==> flow/design.v <==
`timescale 1ns / 1ps
module CordicMachine(
	input clk,
	input [12:0] x_0,
	input [12:0] y_0,
	input [12:0] z_0,
	input [31:0] stage,
	output reg [12:0] x_N,
	output reg [12:0] y_N,
	output reg [12:0] z_N
);
	reg [12:0] arctan [12:0];
	initial begin
	arctan[0] = 13'b0101101000000;
	arctan[1] = 13'b0011010100100;
	arctan[2] = 13'b0001110000010;
	arctan[3] = 13'b0000111001000;
	arctan[4] = 13'b0000011100100;
	arctan[5] = 13'b0000001110010;
	arctan[6] = 13'b0000000111001;
	arctan[7] = 13'b0000000011100;
	arctan[8] = 13'b0000000001110;
	arctan[9] = 13'b0000000000111;
	arctan[10] = 13'b0000000000011;
	arctan[11] = 13'b0000000000001;
	arctan[12] = 13'b0000000000000;
	end
	wire signed [12:0] x_s = x_0;
	wire signed [12:0] y_s = y_0;
	wire [12:0] x_sh = x_s >>> stage;
	wire [12:0] y_sh = y_s >>> stage;
	always @(posedge clk) begin
		if (stage != 10) begin
			x_N <= z_0[12] ? x_0 + y_sh : x_0 - y_sh;
			y_N <= z_0[12] ? y_0 - x_sh : y_0 + x_sh;
			z_N <= z_0[12] ? z_0 + arctan[stage] : z_0 - arctan[stage];
		end
	end
endmodule
`timescale 1ns / 1ps
module Cordic(
	input clk, 
	input [12:0] x_0,
	input [12:0] y_0,
	input [12:0] z_0,
	output [12:0] x_N,
	output [12:0] y_N,
	output [12:0] z_N
);
	wire [12:0] x0, y0, z0;
	wire [12:0] x1, y1, z1;
	wire [12:0] x2, y2, z2;
	wire [12:0] x3, y3, z3;
	wire [12:0] x4, y4, z4;
	wire [12:0] x5, y5, z5;
	wire [12:0] x6, y6, z6;
	wire [12:0] x7, y7, z7;
	wire [12:0] x8, y8, z8;
	wire [12:0] x9, y9, z9;
	CordicMachine C1 (.clk(clk), .x_0(x_0), .y_0(y_0), .z_0(z_0), .stage(0), .x_N(x0), .y_N(y0), .z_N(z0));
	CordicMachine C2 (.clk(clk), .x_0(x0), .y_0(y0), .z_0(z0), .stage(1), .x_N(x1), .y_N(y1), .z_N(z1));
	CordicMachine C3 (.clk(clk), .x_0(x1), .y_0(y1), .z_0(z1), .stage(2), .x_N(x2), .y_N(y2), .z_N(z2));
	CordicMachine C4 (.clk(clk), .x_0(x2), .y_0(y2), .z_0(z2), .stage(3), .x_N(x3), .y_N(y3), .z_N(z3));
	CordicMachine C5 (.clk(clk), .x_0(x3), .y_0(y3), .z_0(z3), .stage(4), .x_N(x4), .y_N(y4), .z_N(z4));
	CordicMachine C6 (.clk(clk), .x_0(x4), .y_0(y4), .z_0(z4), .stage(5), .x_N(x5), .y_N(y5), .z_N(z5));
	CordicMachine C7 (.clk(clk), .x_0(x5), .y_0(y5), .z_0(z5), .stage(6), .x_N(x6), .y_N(y6), .z_N(z6));
	CordicMachine C8 (.clk(clk), .x_0(x6), .y_0(y6), .z_0(z6), .stage(7), .x_N(x7), .y_N(y7), .z_N(z7));
	CordicMachine C9 (.clk(clk), .x_0(x7), .y_0(y7), .z_0(z7), .stage(8), .x_N(x8), .y_N(y8), .z_N(z8));
	CordicMachine C10 (.clk(clk), .x_0(x8), .y_0(y8), .z_0(z8), .stage(9), .x_N(x9), .y_N(y9), .z_N(z9));
	assign x_N = x9;
	assign y_N = y9;
	assign z_N = z9;
endmodule
==> reports on Cordic <==
From RTL to reports: Cordic
Each step is given for the RTL above and for the edited RTL.
Lines under "before" count in the file above, lines under "after" in the edited file.
"change": "after" minus "before" as printed here. "change_rel_pct": 100 x difference / "before".
Operators: Yosys type, input widths -> output width; for muxes data width and select width s.
Library cell names are shortened.
{"block": "inputs", "top": "Cordic", "clock": "clk", "lib": "sky130hd", "lib_corner": "tt_025C_1v80"}

The edit
Unified diff, file above to edited file.
The edit is scripted: it alters the design's behaviour and was not made to optimise anything.
begin of diff
@@ -54,5 +54,5 @@
 	wire [12:0] x4, y4, z4;
 	wire [12:0] x5, y5, z5;
-	wire [12:0] x6, y6, z6;
+	wire [9:0] x6, y6, z6;
 	wire [12:0] x7, y7, z7;
 	wire [12:0] x8, y8, z8;
end of diff

After elaboration
Source: Yosys, flattened and elaborated, memories not mapped. Widths are those after wreduce; folded enables and synchronous resets count as part of the registers. Registers that Yosys merges into a memory's read port (data or address) are not register bits. Print and check cells do not count. Equal cells are merged and count once.
Memory sizes are those after Yosys's memory passes, which may raise the word count (mostly to a power of two), join words into wider ones and drop unused or constant bits.
{"block": "word_totals", "item": "ff_bits", "before": 390, "after": 381, "change": -9, "change_rel_pct": -2.31}
{"block": "word_totals", "item": "latchBits", "before": 0, "after": 0, "change": 0}
{"block": "word_totals", "item": "ram_bits", "before": 0, "after": 0, "change": 0}
{"block": "word_totals", "item": "romBits", "before": 1560, "after": 1560, "change": 0, "change_rel_pct": 0.00}
{"block": "word_totals", "item": "clocked_rd_ports_x_width", "before": 0, "after": 0, "change": 0}
{"block": "word_totals", "item": "memories", "before": 10, "after": 10, "change": 0, "change_rel_pct": 0.00}
{"block": "word_totals", "item": "in_bits", "before": 40, "after": 40, "change": 0, "change_rel_pct": 0.00}
{"block": "word_totals", "item": "output_inout_bits", "before": 39, "after": 39, "change": 0, "change_rel_pct": 0.00}
{"block": "word_totals", "item": "word_cells", "before": 129, "after": 123, "change": -6, "change_rel_pct": -4.65}
{"block": "classes", "item": "n_addsub", "before": 59, "after": 56, "change": -3, "change_rel_pct": -5.08}
{"block": "classes", "item": "n_mul", "before": 0, "after": 0, "change": 0}
{"block": "classes", "item": "div", "before": 0, "after": 0, "change": 0}
{"block": "classes", "item": "compare", "before": 0, "after": 0, "change": 0}
{"block": "classes", "item": "eq_ne", "before": 0, "after": 0, "change": 0}
{"block": "classes", "item": "shift", "before": 0, "after": 0, "change": 0}
{"block": "classes", "item": "n_mux", "before": 30, "after": 27, "change": -3, "change_rel_pct": -10.00}
{"block": "classes", "item": "n_logic", "before": 0, "after": 0, "change": 0}
{"block": "classes", "item": "n_reduce_logical", "before": 0, "after": 0, "change": 0}
{"block": "mem_list", "item": "memory_list", "before": "C1.arctan 13 x 12 bit 1R0W; C10.arctan 13 x 12 bit 1R0W; C2.arctan 13 x 12 bit 1R0W; C3.arctan 13 x 12 bit 1R0W; C4.arctan 13 x 12 bit 1R0W; C5.arctan 13 x 12 bit 1R0W; [+4]", "after": "C1.arctan 13 x 12 bit 1R0W; C10.arctan 13 x 12 bit 1R0W; C2.arctan 13 x 12 bit 1R0W; C3.arctan 13 x 12 bit 1R0W; C4.arctan 13 x 12 bit 1R0W; C5.arctan 13 x 12 bit 1R0W; [+4]"}
A list marked [+n] leaves out that many cells.
{"block": "ops", "operator": "$mux 13", "before": 30, "after": 24, "change": -6, "change_rel_pct": -20.00}
{"block": "ops", "operator": "$sub 13x13->13", "before": 30, "after": 24, "change": -6, "change_rel_pct": -20.00}
{"block": "ops", "operator": "$add 13x13->13", "before": 29, "after": 23, "change": -6, "change_rel_pct": -20.69}
{"block": "ops", "operator": "$add 10x10->10", "before": 0, "after": 3, "change": 3}
{"block": "ops", "operator": "$mux 10", "before": 0, "after": 3, "change": 3}
{"block": "ops", "operator": "$sub 10x10->10", "before": 0, "after": 3, "change": 3}
{"block": "ops", "operator": "$add 10x3->11", "before": 0, "after": 1, "change": 1}
{"block": "ops", "operator": "$sub 10x13->13", "before": 0, "after": 1, "change": 1}
{"block": "ops", "operator": "$sub 10x3->11", "before": 0, "after": 1, "change": 1}

Logic depth
Yosys ltp: most cells in a row. Word level: on the elaborated netlist, between registers, memories and ports. Mapped: between sequential cells and ports; inverters and the memories' decode and read muxes count.
{"block": "logic_depth", "item": "depth_word", "before": 2, "after": 2, "change": 0, "change_rel_pct": 0.00}
{"block": "logic_depth", "item": "ABC_AREA", "before": "0", "after": "0"}
{"block": "logic_depth", "item": "ltp_mapped", "before": 14, "after": 13, "change": -1, "change_rel_pct": -7.14}
{"block": "logic_depth", "item": "depth_no_buf", "before": 14, "after": 13, "change": -1, "change_rel_pct": -7.14}

Netlist
Source: synth_stat.txt of the flow (Yosys; design flattened, memories mapped). It holds for the ABC_AREA given above (unset counts as 0); a run with the other value may have another netlist.
{"block": "synth_totals", "item": "mapped_cells", "before": 2875, "after": 2666, "change": -209, "change_rel_pct": -7.27}
{"block": "synth_totals", "item": "area_um2", "before": 25876.1, "after": 24039.3, "change": -1836.8, "change_rel_pct": -7.10}
{"block": "synth_totals", "item": "seqArea_um2", "before": 7787.5, "after": 7487.2, "change": -300.3, "change_rel_pct": -3.86}
{"block": "synth_totals", "item": "ffs", "before": 389, "after": 374, "change": -15, "change_rel_pct": -3.86}
{"block": "synth_totals", "item": "n_buf", "before": 41, "after": 43, "change": 2, "change_rel_pct": 4.88}
{"block": "by_type", "type": "a21oi_1", "before": 267, "after": 217, "change": -50, "change_rel_pct": -18.73}
{"block": "by_type", "type": "ha_1", "before": 376, "after": 336, "change": -40, "change_rel_pct": -10.64}
{"block": "by_type", "type": "xnor2_1", "before": 274, "after": 238, "change": -36, "change_rel_pct": -13.14}
{"block": "by_type", "type": "nand2_1", "before": 134, "after": 104, "change": -30, "change_rel_pct": -22.39}
{"block": "by_type", "type": "inv_1", "before": 219, "after": 190, "change": -29, "change_rel_pct": -13.24}
{"block": "by_type", "type": "a21oi_2", "before": 19, "after": 0, "change": -19, "change_rel_pct": -100.00}
{"block": "by_type", "type": "dfxtp_1", "before": 389, "after": 374, "change": -15, "change_rel_pct": -3.86}
{"block": "by_type", "type": "o21bai_1", "before": 37, "after": 22, "change": -15, "change_rel_pct": -40.54}
{"block": "by_type", "type": "o21ai_1", "before": 15, "after": 0, "change": -15, "change_rel_pct": -100.00}
{"block": "by_type", "type": "nand3_1", "before": 19, "after": 33, "change": 14, "change_rel_pct": 73.68}
{"block": "by_type", "type": "nand4_1", "before": 7, "after": 20, "change": 13, "change_rel_pct": 185.71}
{"block": "by_type", "type": "a31oi_1", "before": 20, "after": 32, "change": 12, "change_rel_pct": 60.00}
{"block": "by_type", "type": "a211oi_1", "before": 11, "after": 23, "change": 12, "change_rel_pct": 109.09}
{"block": "by_type", "type": "nor2b_1", "before": 36, "after": 46, "change": 10, "change_rel_pct": 27.78}
{"block": "by_type", "type": "o21ai_0", "before": 88, "after": 97, "change": 9, "change_rel_pct": 10.23}
{"block": "by_type", "type": "a21o_1", "before": 64, "after": 73, "change": 9, "change_rel_pct": 14.06}
{"block": "by_type", "type": "or3_1", "before": 25, "after": 17, "change": -8, "change_rel_pct": -32.00}
{"block": "by_type", "type": "o211ai_1", "before": 24, "after": 16, "change": -8, "change_rel_pct": -33.33}
Not every row of either side is listed.
The figures by module come from a second, unflattened synthesis with its own total; it is not the netlist above.
{"block": "unflattened", "item": "hier_cells", "before": 5992, "after": 5992, "change": 0, "change_rel_pct": 0.00}
{"block": "unflattened", "item": "area_unflattened_um2", "before": 52620.5, "after": 52620.5, "change": 0.0, "change_rel_pct": 0.00}
Each row is one instance without its submodules.
{"block": "by_module_before", "module": "CordicMachine", "n_inst": 10, "cells": 599, "area_um2": 5261.3, "mod_seq_area_um2": 1171.1}
{"block": "by_module_before", "module": "Cordic", "n_inst": 1, "cells": 2, "area_um2": 7.5, "mod_seq_area_um2": 0.0}
{"block": "by_module_after", "module": "CordicMachine", "n_inst": 10, "cells": 599, "area_um2": 5261.3, "mod_seq_area_um2": 1171.1}
{"block": "by_module_after", "module": "Cordic", "n_inst": 1, "cells": 2, "area_um2": 7.5, "mod_seq_area_um2": 0.0}

Path before layout
OpenSTA on the mapped netlist: ideal clock, no wires. The path of least setup slack (recovery checks aside). Input and output delay are each 20% of the period. Register names are those of the netlist, which keeps one name where synthesis merged equal registers.
{"block": "synth_path", "item": "kind", "before": "flip-flop to flip-flop", "after": "flip-flop to flip-flop"}
{"block": "synth_path", "item": "startpoint", "before": "register C2.z_N[12]", "after": "register C2.z_N[12]"}
{"block": "synth_path", "item": "endpoint", "before": "register C3.x_N[11]", "after": "register C3.y_N[12]"}
{"block": "synth_path", "item": "period_ns", "before": 3.2, "after": 3.2, "change": 0.0, "change_rel_pct": 0.00}
{"block": "synth_path", "item": "setup_ns", "before": 0.118, "after": 0.125, "change": 0.007}
{"block": "synth_path", "item": "launch_ns", "before": 0.000, "after": 0.000, "change": 0.000}
{"block": "synth_path", "item": "arrival_ns", "before": 2.782, "after": 2.792, "change": 0.010, "change_rel_pct": 0.36}
{"block": "synth_path", "item": "required_time_ns", "before": 3.082, "after": 3.075, "change": -0.007, "change_rel_pct": -0.23}
{"block": "synth_path", "item": "path_slack_ns", "before": 0.300, "after": 0.283, "change": -0.017}
{"block": "synth_path", "item": "delay_ns", "before": 2.900, "after": 2.917, "change": 0.017, "change_rel_pct": 0.59}
{"block": "synth_path", "item": "stages", "before": 12, "after": 12, "change": 0, "change_rel_pct": 0.00}
{"block": "synth_path", "item": "n_path_buf", "before": 2, "after": 2, "change": 0, "change_rel_pct": 0.00}
{"block": "synth_path", "item": "period_less_setup_slack_ns", "before": 2.9, "after": 2.917, "change": 0.017, "change_rel_pct": 0.59}
"delay_ns" = arrival - input delay + setup time.
"stages": output pins that drive a net of the path, with the launching flip-flop's if there is one; two outputs of one cell count as two.
"period_less_setup_slack_ns" = period - worst setup slack (recovery checks aside). The figure is calculated, with input and output delays left at 20% of the set period.
The rows between start and end are the longest chain of elaborated cells between them; the timing report does not say that the signal goes this way. Where chains are equally long, one stands for them.
A line is the first line of the expression or statement that the cell stems from. Yosys adds cells for indexed reads and writes and turns some case tables into memories.
{"block": "synth_via_before", "cell_sequence": "dfxtp_1 clkbuf_1 clkbuf_1 mux2_2 ha_1 a21oi_1 o211ai_1 a31oi_1 nor2b_1 o21a_1 o41a_1 xor2_1", "elab_chain_cells": 1, "cone_cells": 1, "cone_lines": 1, "classes_between": "mux: 1"}
{"block": "synth_lines_before", "item": "start, declared", "line_no": 10, "text": "output reg [12:0] z_N"}
{"block": "synth_lines_before", "item": "start, assigned", "line_no": 36, "text": "z_N <= z_0[12] ? z_0 + arctan[stage] : z_0 - arctan[stage];"}
{"block": "synth_lines_before", "item": "$mux 13", "line_no": 34, "text": "x_N <= z_0[12] ? x_0 + y_sh : x_0 - y_sh;"}
{"block": "synth_lines_before", "item": "end, assigned", "line_no": 34}
{"block": "synth_lines_before", "item": "end, declared", "line_no": 8, "text": "output reg [12:0] x_N,"}
{"block": "synth_via_after", "cell_sequence": "dfxtp_1 clkbuf_1 clkbuf_1 nor2_1 xnor2_1 ha_1 a2111o_1 a31o_1 a311oi_1 nor2_1 o41ai_4 xnor2_1", "elab_chain_cells": 1, "cone_cells": 1, "cone_lines": 1, "classes_between": "mux: 1"}
{"block": "synth_lines_after", "item": "start, declared", "line_no": 10, "text": "output reg [12:0] z_N"}
{"block": "synth_lines_after", "item": "start, assigned", "line_no": 36, "text": "z_N <= z_0[12] ? z_0 + arctan[stage] : z_0 - arctan[stage];"}
{"block": "synth_lines_after", "item": "$mux 13", "line_no": 35, "text": "y_N <= z_0[12] ? y_0 - x_sh : y_0 + x_sh;"}
{"block": "synth_lines_after", "item": "end, assigned", "line_no": 35}
{"block": "synth_lines_after", "item": "end, declared", "line_no": 9, "text": "output reg [12:0] y_N,"}

Timing after layout
From the final timing report of the runs of set A: the path of least setup slack in the routed layout; clock arrival at registers is part of the times.
{"block": "layout_path", "item": "kind", "before": "flip-flop to flip-flop", "after": "flip-flop to flip-flop"}
{"block": "layout_path", "item": "startpoint", "before": "register C4.x_N[4]", "after": "register C3.y_N[6]"}
{"block": "layout_path", "item": "endpoint", "before": "register C5.y_N[9]", "after": "register C4.x_N[11]"}
{"block": "layout_path", "item": "period_ns", "before": 3.11, "after": 3.11, "change": 0.00, "change_rel_pct": 0.00}
{"block": "layout_path", "item": "setup_ns", "before": 0.12, "after": 0.06, "change": -0.06}
{"block": "layout_path", "item": "launch_ns", "before": 0.59, "after": 0.58, "change": -0.01, "change_rel_pct": -1.69}
{"block": "layout_path", "item": "arrival_ns", "before": 3.49, "after": 3.48, "change": -0.01, "change_rel_pct": -0.29}
{"block": "layout_path", "item": "required_time_ns", "before": 3.57, "after": 3.63, "change": 0.06, "change_rel_pct": 1.68}
{"block": "layout_path", "item": "path_slack_ns", "before": 0.08, "after": 0.15, "change": 0.07}
{"block": "layout_path", "item": "stages", "before": 11, "after": 12, "change": 1, "change_rel_pct": 9.09}
{"block": "layout_path", "item": "n_path_buf", "before": 0, "after": 0, "change": 0}
The rows between start and end are the longest chain of elaborated cells between them; the timing report does not say that the signal goes this way. Where chains are equally long, one stands for them.
{"block": "layout_via_before", "cell_sequence": "dfxtp_1 inv_1 ha_1 mux2i_1 ha_1 nor2b_1 o21a_1 o21ai_0 a21oi_1 o31a_1 o311ai_0", "elab_chain_cells": 2, "cone_cells": 3, "cone_lines": 1, "classes_between": "add/sub: 2; mux: 1"}
{"block": "layout_lines_before", "item": "start, declared", "line_no": 8, "text": "output reg [12:0] x_N,"}
{"block": "layout_lines_before", "item": "start, assigned", "line_no": 34, "text": "x_N <= z_0[12] ? x_0 + y_sh : x_0 - y_sh;"}
{"block": "layout_lines_before", "item": "$add 13x13->13", "line_no": 35, "text": "y_N <= z_0[12] ? y_0 - x_sh : y_0 + x_sh;"}
{"block": "layout_lines_before", "item": "$mux 13", "line_no": 35}
{"block": "layout_lines_before", "item": "end, assigned", "line_no": 35}
{"block": "layout_lines_before", "item": "end, declared", "line_no": 9, "text": "output reg [12:0] y_N,"}
{"block": "layout_via_after", "cell_sequence": "dfxtp_1 or3_1 or4_4 nor2_1 nor2_1 xor2_1 ha_1 or3_1 o21ai_0 a21oi_1 or4_1 nand3_1", "elab_chain_cells": 2, "cone_cells": 3, "cone_lines": 1, "classes_between": "add/sub: 2; mux: 1"}
{"block": "layout_lines_after", "item": "start, declared", "line_no": 9, "text": "output reg [12:0] y_N,"}
{"block": "layout_lines_after", "item": "start, assigned", "line_no": 35, "text": "y_N <= z_0[12] ? y_0 - x_sh : y_0 + x_sh;"}
{"block": "layout_lines_after", "item": "$sub 13x13->13", "line_no": 34, "text": "x_N <= z_0[12] ? x_0 + y_sh : x_0 - y_sh;"}
{"block": "layout_lines_after", "item": "$mux 13", "line_no": 34}
{"block": "layout_lines_after", "item": "end, assigned", "line_no": 34}
{"block": "layout_lines_after", "item": "end, declared", "line_no": 8, "text": "output reg [12:0] x_N,"}

Flow runs
Runs of the flow (Yosys, OpenROAD) on both versions; the two runs of a pair have the same settings. The constraints put input and output delay at 20% of the set period each and load the outputs with 0.01 pF.
{"block": "flow_settings_set_A", "CORE_UTILIZATION": 40, "period_ns": 3.11, "CAP_MARGIN": 20, "CORE_MARGIN": 2, "SLEW_MARGIN": 20}
{"block": "measured_set_A", "item": "post_synth_area_um2", "before": 25876.1, "after": 24039.3, "change": -1836.8, "change_rel_pct": -7.10}
{"block": "measured_set_A", "item": "dieArea_um2", "before": 66739.6, "after": 62075.7, "change": -4663.9, "change_rel_pct": -6.99}
{"block": "measured_set_A", "item": "layout_stdcell_area_um2", "before": 29976.2, "after": 27566.4, "change": -2409.8, "change_rel_pct": -8.04}
{"block": "measured_set_A", "item": "setup_worst_slack_ns", "before": 0.083, "after": 0.152, "change": 0.069}
{"block": "measured_set_A", "item": "timing.hold.ws_ns", "before": 0.322, "after": 0.325, "change": 0.003}
{"block": "flow_settings_set_B", "ABC_AREA": 1, "CELL_PAD_IN_SITES_DETAIL_PLACEMENT": 1, "CORE_ASPECT_RATIO": 1.61, "CORE_UTILIZATION": 25, "MIN_ROUTING_LAYER": "met2", "PLACE_DENSITY_LB_ADDON": 0.01, "period_ns": 2.64, "CAP_MARGIN": 20, "CORE_MARGIN": 2, "SLEW_MARGIN": 20}
{"block": "measured_set_B", "item": "post_synth_area_um2", "before": 28796.4, "after": 26190.1, "change": -2606.3, "change_rel_pct": -9.05}
{"block": "measured_set_B", "item": "dieArea_um2", "before": 117993.0, "after": 107439.0, "change": -10554.0, "change_rel_pct": -8.94}
{"block": "measured_set_B", "item": "layout_stdcell_area_um2", "before": 35507.8, "after": 31717.9, "change": -3789.9, "change_rel_pct": -10.67}
{"block": "measured_set_B", "item": "setup_worst_slack_ns", "before": 0.119, "after": 0.143, "change": 0.024}
{"block": "measured_set_B", "item": "timing.hold.ws_ns", "before": 0.323, "after": 0.321, "change": -0.002}
